==> flow/design.v <==
module mac #(
	parameter N = 16,  
	parameter Q = 12  
	)(
	input logic clk, sclr, ce,
	input logic [N-1:0] a_i, b_i, 
	input logic [N*2-1:0] c_i,
	output logic [N*2-1:0] r_o
	);
	always_ff @(posedge clk or posedge sclr) begin
		if (sclr) r_o <= 'd0;
		else if (ce) begin
				r_o <= (a_i * b_i + c_i);  
			end
	end
endmodule
module variable_shift_register #(parameter WIDTH = 8, parameter SIZE = 3)(
	input logic clk, rst, ce,
	input logic [WIDTH-1:0] data_i,
	output logic [WIDTH-1:0] data_o
	);
	logic [WIDTH-1:0] sh_r [SIZE-1:0];  
	generate 
	genvar i;
	for (i = 0; i < SIZE; i = i + 1) begin : for_loop
		always_ff @(posedge clk or posedge rst) begin
			if (rst) sh_r[i] <= 'd0; 
			else begin
				if (ce) begin
					if (i == 'd0) sh_r[i] <= data_i;
					else sh_r[i] <= sh_r[i - 1];
				end
			end
		end
	end : for_loop
	endgenerate
	assign data_o = sh_r[SIZE - 1];
endmodule
`timescale 1ns / 1ps
module convolver #(
	parameter n = 8'h0a,	 
	parameter k = 8'h03,  
	parameter s = 1,  
	parameter BL = 16,  
	parameter Q = 12  
	)(
	input logic clk,
	input logic rst,
	input logic ce,
	input logic [BL-1:0] activation,
	input logic [(k*k)*BL-1:0] weight1,
	output logic [31:0] conv_op,
	output logic valid_conv,
	output logic end_conv
	);
	logic [31:0] count1;  
	logic [31:0] count2;  
	logic [31:0] count3;  
	logic [31:0] row_count;  
	logic en1, en2, en3;  
	logic [BL-1:0] weight [0:k*k-1];
	generate
		genvar j;
		for (j = 0; j < k*k; j = j + 1) begin : for_loop
			assign weight[j][BL-1:0] = weight1[BL*j +: BL];
		end : for_loop
	endgenerate
	logic [BL*2-1:0] tmp [k*k+1:0];
	assign tmp[0] = 32'h00000000;
	generate
	genvar i;
	for (i = 0; i < k*k; i = i + 1) begin : for_loop1
		if ((i+1) % k == 0) begin 					 
			if (i == k*k - 1) begin 				 
				mac #(.N(BL), .Q(Q)) MAC0(
					.clk(clk),
					.sclr(rst),
					.ce(ce),
					.a_i(activation),
					.b_i(weight[i]),
					.c_i(tmp[i]),
					.r_o(conv_op)
				);
			end
			else begin
				logic [BL*2-1:0] tmp2;
				mac #(.N(BL), .Q(Q)) MAC1(
					.clk(clk),
					.sclr(rst),
					.ce(ce),
					.a_i(activation),
					.b_i(weight[i]),
					.c_i(tmp[i]),
					.r_o(tmp2)
				);
				variable_shift_register #(.WIDTH(BL*2), .SIZE(n-k)) SR(
					.clk(clk),
					.rst(rst),
					.ce(ce),
					.data_i(tmp2),
					.data_o(tmp[i+1])
					);
			end
		end
		else begin
			mac #(.N(BL), .Q(Q)) MAC2(
					.clk(clk),
					.sclr(rst),
					.ce(ce),
					.a_i(activation),
					.b_i(weight[i]),
					.c_i(tmp[i]),
					.r_o(tmp[i+1])
				);
		end
	end : for_loop1
	endgenerate
	always_ff @(posedge clk) begin
		if (rst) begin
			count1 <= 0;
			count2 <= 0;
			count3 <= 0;
			row_count <= 0;
			en1 <= 0;
			en2 <= 1;
			en3 <= 0;
		end
		else if (ce) begin
		if (ce) begin
			if (count1 == (k-1)*n + k - 1) begin  
				count1 <= count1 + 1'b1;
				en1 <= 1'b1;
			end
			else count1 <= count1 + 1'b1;
		end
		if (en1 && en2) begin
			if (count2 == n - k) begin
				count2 <= 0;
				en2 <= 0;
				row_count <= row_count + 1'b1;
			end
			else count2 <= count2 + 1'b1;
		end
		if(~en2) begin
			if(count3 == k-2) begin
				count3<=0;
				en2 <= 1'b1;
			end
		else
			count3 <= count3 + 1'b1;
		end
		if((((count2 + 1) % s == 0) && (row_count % s == 0))
			||(count3 == k-2)&&(row_count % s == 0)
			||(count1 == (k-1)*n+k-1))
		begin                                                                                                                        
			en3 <= 1;                                                                                                                             
		end
		else 
			en3 <= 0;
		end
	end
	assign end_conv = (count1>= n*n+2) ? 1'b1 : 1'b0;
	assign valid_conv = (en1&&en2&&en3);
endmodule
* Tool chain data of convolver
Tool output for the design above, in the order of the flow. Lines are those of the file above, counted from 1. Operators carry their Yosys type and port widths (W data, S select, Z words). The mark -- stands for no value.
Inputs: top convolver, clock clk, standard-cell library sky130hd, library corner tt_025C_1v80

* After elaboration
Counts by Yosys on the flattened word-level netlist (proc, flatten, opt, wreduce). Print and check cells are left out. Cells with the same type and inputs are merged into one.
Cells by class: magnitude comparators 1, multiplexer cells 7, equal/unequal tests 3, add/sub/neg operators 11, $mul 9, bitwise logic cells 1, reduce/logical cells 5
Operator list (number):
- $mul A16 B16 Y32 | 9
- $add A32 B32 Y32 | 8
- $add A32 B1 Y32 const B | 3
- $mux W32 | 2
- $eq A32 B1 Y1 const B | 1
- $eq A32 B3 Y1 const B | 1
- $eq A32 B5 Y1 const B | 1
- $ge A32 B7 Y1 const B | 1
- $reduce_and A2 Y1 | 3
- $mux W1 | 5
- $logic_and A1 B1 Y1 | 2
- $not A1 Y1 | 1
Bit counts: output and inout bits 34, register bits after elaboration 835, word-level cells 66, input bits 163

* Depth
Depth = most cells in a row (Yosys ltp): at word level without a register or memory, in the mapped netlist without a sequential cell, where the memories' decode and read muxes count.
Depth: depth in word-level cells 5, ABC_AREA 0, gate-level depth with buffers 26, gate-level depth less buffers 23

* Netlist
The flow's flattened synthesis, as Yosys stat reports it; memories are mapped. The netlist is that of the ABC_AREA named above (0 if unset); the other value can give another one. The area totals of this step are shown rounded.
Cells by type:
- sky130_fd_sc_hd__fa_1 | number 1994, total area 3.99E+04 um^2
- sky130_fd_sc_hd__dfrtp_1 | number 736, total area 1.84E+04 um^2
- sky130_fd_sc_hd__ha_1 | number 901, total area 1.13E+04 um^2
- sky130_fd_sc_hd__inv_1 | number 2931, total area 1.1E+04 um^2
- sky130_fd_sc_hd__and2_1 | number 1110, total area 6944.16 um^2
- sky130_fd_sc_hd__mux2_2 | number 543, total area 6.11E+03 um^2
- sky130_fd_sc_hd__nand2_1 | number 1487, total area 5.58E+03 um^2
- sky130_fd_sc_hd__clkbuf_1 | number 534, total area 2E+03 um^2
- sky130_fd_sc_hd__dfxtp_1 | number 99, total area 1.98E+03 um^2
- sky130_fd_sc_hd__xnor2_1 | number 190, total area 1.66E+03 um^2
- sky130_fd_sc_hd__a21oi_1 | number 257, total area 1.29E+03 um^2
- sky130_fd_sc_hd__xor2_1 | number 125, total area 1094.8 um^2
- sky130_fd_sc_hd__o21ai_0 | number 191, total area 955.917 um^2
- sky130_fd_sc_hd__nor2_1 | number 221, total area 829.546 um^2
- sky130_fd_sc_hd__a21o_1 | number 110, total area 825.792 um^2
- sky130_fd_sc_hd__nand3_1 | number 79, total area 395.379 um^2
- sky130_fd_sc_hd__a31oi_1 | number 54, total area 337.824 um^2
- sky130_fd_sc_hd__o21ai_1 | number 63, total area 315.302 um^2
Not listed: further types 69, cells in them 586.
Mapped netlist: mapped flip-flops 835, cell count 12211, mapped area 115200 um^2
By module: a second synthesis without flattening, with its own total; a netlist apart from the flattened one above.
Second synthesis, totals: cells (unflattened synthesis) 12842, area total of the unflattened synthesis 120900 um^2
Rows give one instance, submodules left out.
By module:
- mac | cells 1261, area 10910 um^2, instances 9
- variable_shift_register (WIDTH=32, SIZE=7) | cells 474, area 8976 um^2, instances 2
- convolver | cells 545, area 4727 um^2, instances 1

* Worst setup path after synthesis
OpenSTA on the mapped netlist: ideal clock, no wires. The path of least setup slack (recovery checks aside). Input and output delay are each 20% of the period. Register names are those of the netlist, which keeps one name where synthesis merged equal registers.
Path after synthesis: path kind input to register, start point input port rst, end point register en2, data required time 7.157 ns, launch time at the first pin 1.600 ns, path delay 16.935 ns, input delay 1.600 ns, slack -10.536 ns, library setup time 0.843 ns, clock period 8.0 ns, data arrival time 17.692 ns, stages 2, period reached after synthesis 18.536 ns
"path delay" = arrival - input delay + setup time. "stages": output pins that drive a net of the path, with the launching flip-flop's if there is one; two outputs of one cell count as two. "period reached after synthesis" = period - worst setup slack (recovery checks aside). The figure is calculated, with input and output delays left at 20% of the set period. A register here has more assigning lines than the two given.
Between the ends, after synthesis: path through sky130_fd_sc_hd__inv_1 -> sky130_fd_sc_hd__o21ai_0, cells in the longest elaborated chain 0, elaborated cells between the ends (all ways) 0, RTL lines with such cells 0
Ends and longest elaborated chain, after synthesis:
- start, declared | line 48 | input logic rst,
- end, assigned | line 125 | en2 <= 1;
- end, assigned | line 139 | en2 <= 0;
- end, declared | line 60 | logic en1, en2, en3;

* Worst path after layout
Path of least setup slack in the final report of stored run 1 (OpenROAD, finished layout, wires in). Where an end is a register, its clock arrival counts in the times.
Path post-layout: path kind input to register, start point input port activation[7], end point register for_loop1[8].genblk1.genblk1.MAC0.r_o[29], clock period 7.26 ns, library setup time 0.11 ns, data arrival time 7.61 ns, stages 22, input delay 1.45 ns, slack 0.34 ns, data required time 7.95 ns, launch time at the first pin 1.45 ns
The rows between start and end are the longest chain of elaborated cells between them; the timing report does not say that the signal goes this way. Where chains are equally long, one stands for them. Each line given opens the expression or statement behind the cell; cells for indexed reads and writes are added by Yosys, which also makes memories of some case tables.
Between the ends, post-layout: path through sky130_fd_sc_hd__buf_16 -> sky130_fd_sc_hd__buf_12 -> sky130_fd_sc_hd__buf_4 -> sky130_fd_sc_hd__and2_1 -> sky130_fd_sc_hd__fa_2 -> sky130_fd_sc_hd__fa_2 -> sky130_fd_sc_hd__fa_2 -> sky130_fd_sc_hd__fa_2 -> sky130_fd_sc_hd__fa_1 -> sky130_fd_sc_hd__inv_1 -> sky130_fd_sc_hd__fa_1 -> sky130_fd_sc_hd__inv_1 -> sky130_fd_sc_hd__ha_1 -> sky130_fd_sc_hd__and3_4 -> sky130_fd_sc_hd__a221o_1 -> sky130_fd_sc_hd__a41o_1 -> sky130_fd_sc_hd__and3_4 -> sky130_fd_sc_hd__or4_4 -> sky130_fd_sc_hd__a31oi_4 -> sky130_fd_sc_hd__o21ai_2 -> sky130_fd_sc_hd__xor2_1 -> sky130_fd_sc_hd__mux2_4, cells in the longest elaborated chain 2, elaborated cells between the ends (all ways) 2, RTL lines with such cells 1
Ends and longest elaborated chain, post-layout:
- start, declared | line 50 | input logic [BL-1:0] activation,
- $mul A16 B16 Y32 | line 13 | r_o <= (a_i * b_i + c_i);
- $add A32 B32 Y32 | line 13
- end, assigned | line 11 | if (sclr) r_o <= 'd0;
- end, assigned | line 13
- end, declared | line 8 | output logic [N*2-1:0] r_o

Appendix: measured runs

convolver through Yosys and OpenROAD on sky130hd: 3 stored runs, unordered, with their settings and measured results. The constraints put input and output delay at 20% of the set period each and load the outputs with 0.01 pF.
"reached clock period" is the run's clock period less its worst setup slack. It is reckoned from that one timing run; input and output delays stay at 20% of the period that was set.
"worst path time" is the time allowed to the run's worst setup path (the clock period less input and output delay, where it has them) less its slack. Clock arrival times count: a late capture clock shortens it, a late launch clock lengthens it.
The measured numbers are rounded.

* Stored run 1 | settings: CAP_MARGIN 30; CORE_MARGIN 4; CORE_UTILIZATION 57; CTS_CLUSTER_DIAMETER 398; GPL_ROUTABILITY_DRIVEN 0; HOLD_SLACK_MARGIN 0.11; MIN_ROUTING_LAYER met2; SETUP_SLACK_MARGIN 0.26; SLEW_MARGIN 5; TNS_END_PERCENT 60; period_ns 7.26 | results: area of the synthesized netlist 115200 um^2; die outline area 209400 um^2; standard-cell area after layout 136200 um^2; final design utilization 68.0 %; smallest setup slack 0.335 ns; post-route setup TNS 0.000 ns; post-route worst hold slack 0.452 ns; reached clock period 6.925 ns; worst path time 5.47 ns; worst setup path kind input to register
* Stored run 2 | settings: ABC_AREA 1; CELL_PAD_IN_SITES_DETAIL_PLACEMENT 2; CORE_MARGIN 9; CORE_UTILIZATION 45; CTS_CLUSTER_DIAMETER 397; GPL_ROUTABILITY_DRIVEN 0; period_ns 8.41; CAP_MARGIN 20; SLEW_MARGIN 20 | unfinished; error DPL-0033 in placement
* Stored run 3 | settings: CORE_UTILIZATION 40; SETUP_SLACK_MARGIN 1.02; period_ns 7.65; CAP_MARGIN 20; CORE_MARGIN 2; SLEW_MARGIN 20 | results: area of the synthesized netlist 115200 um^2; die outline area 292400 um^2; standard-cell area after layout 141100 um^2; final design utilization 49.1 %; smallest setup slack 0.637 ns; post-route setup TNS 0.000 ns; post-route worst hold slack 0.461 ns; reached clock period 7.013 ns; worst path time 5.48 ns; worst setup path kind input to register
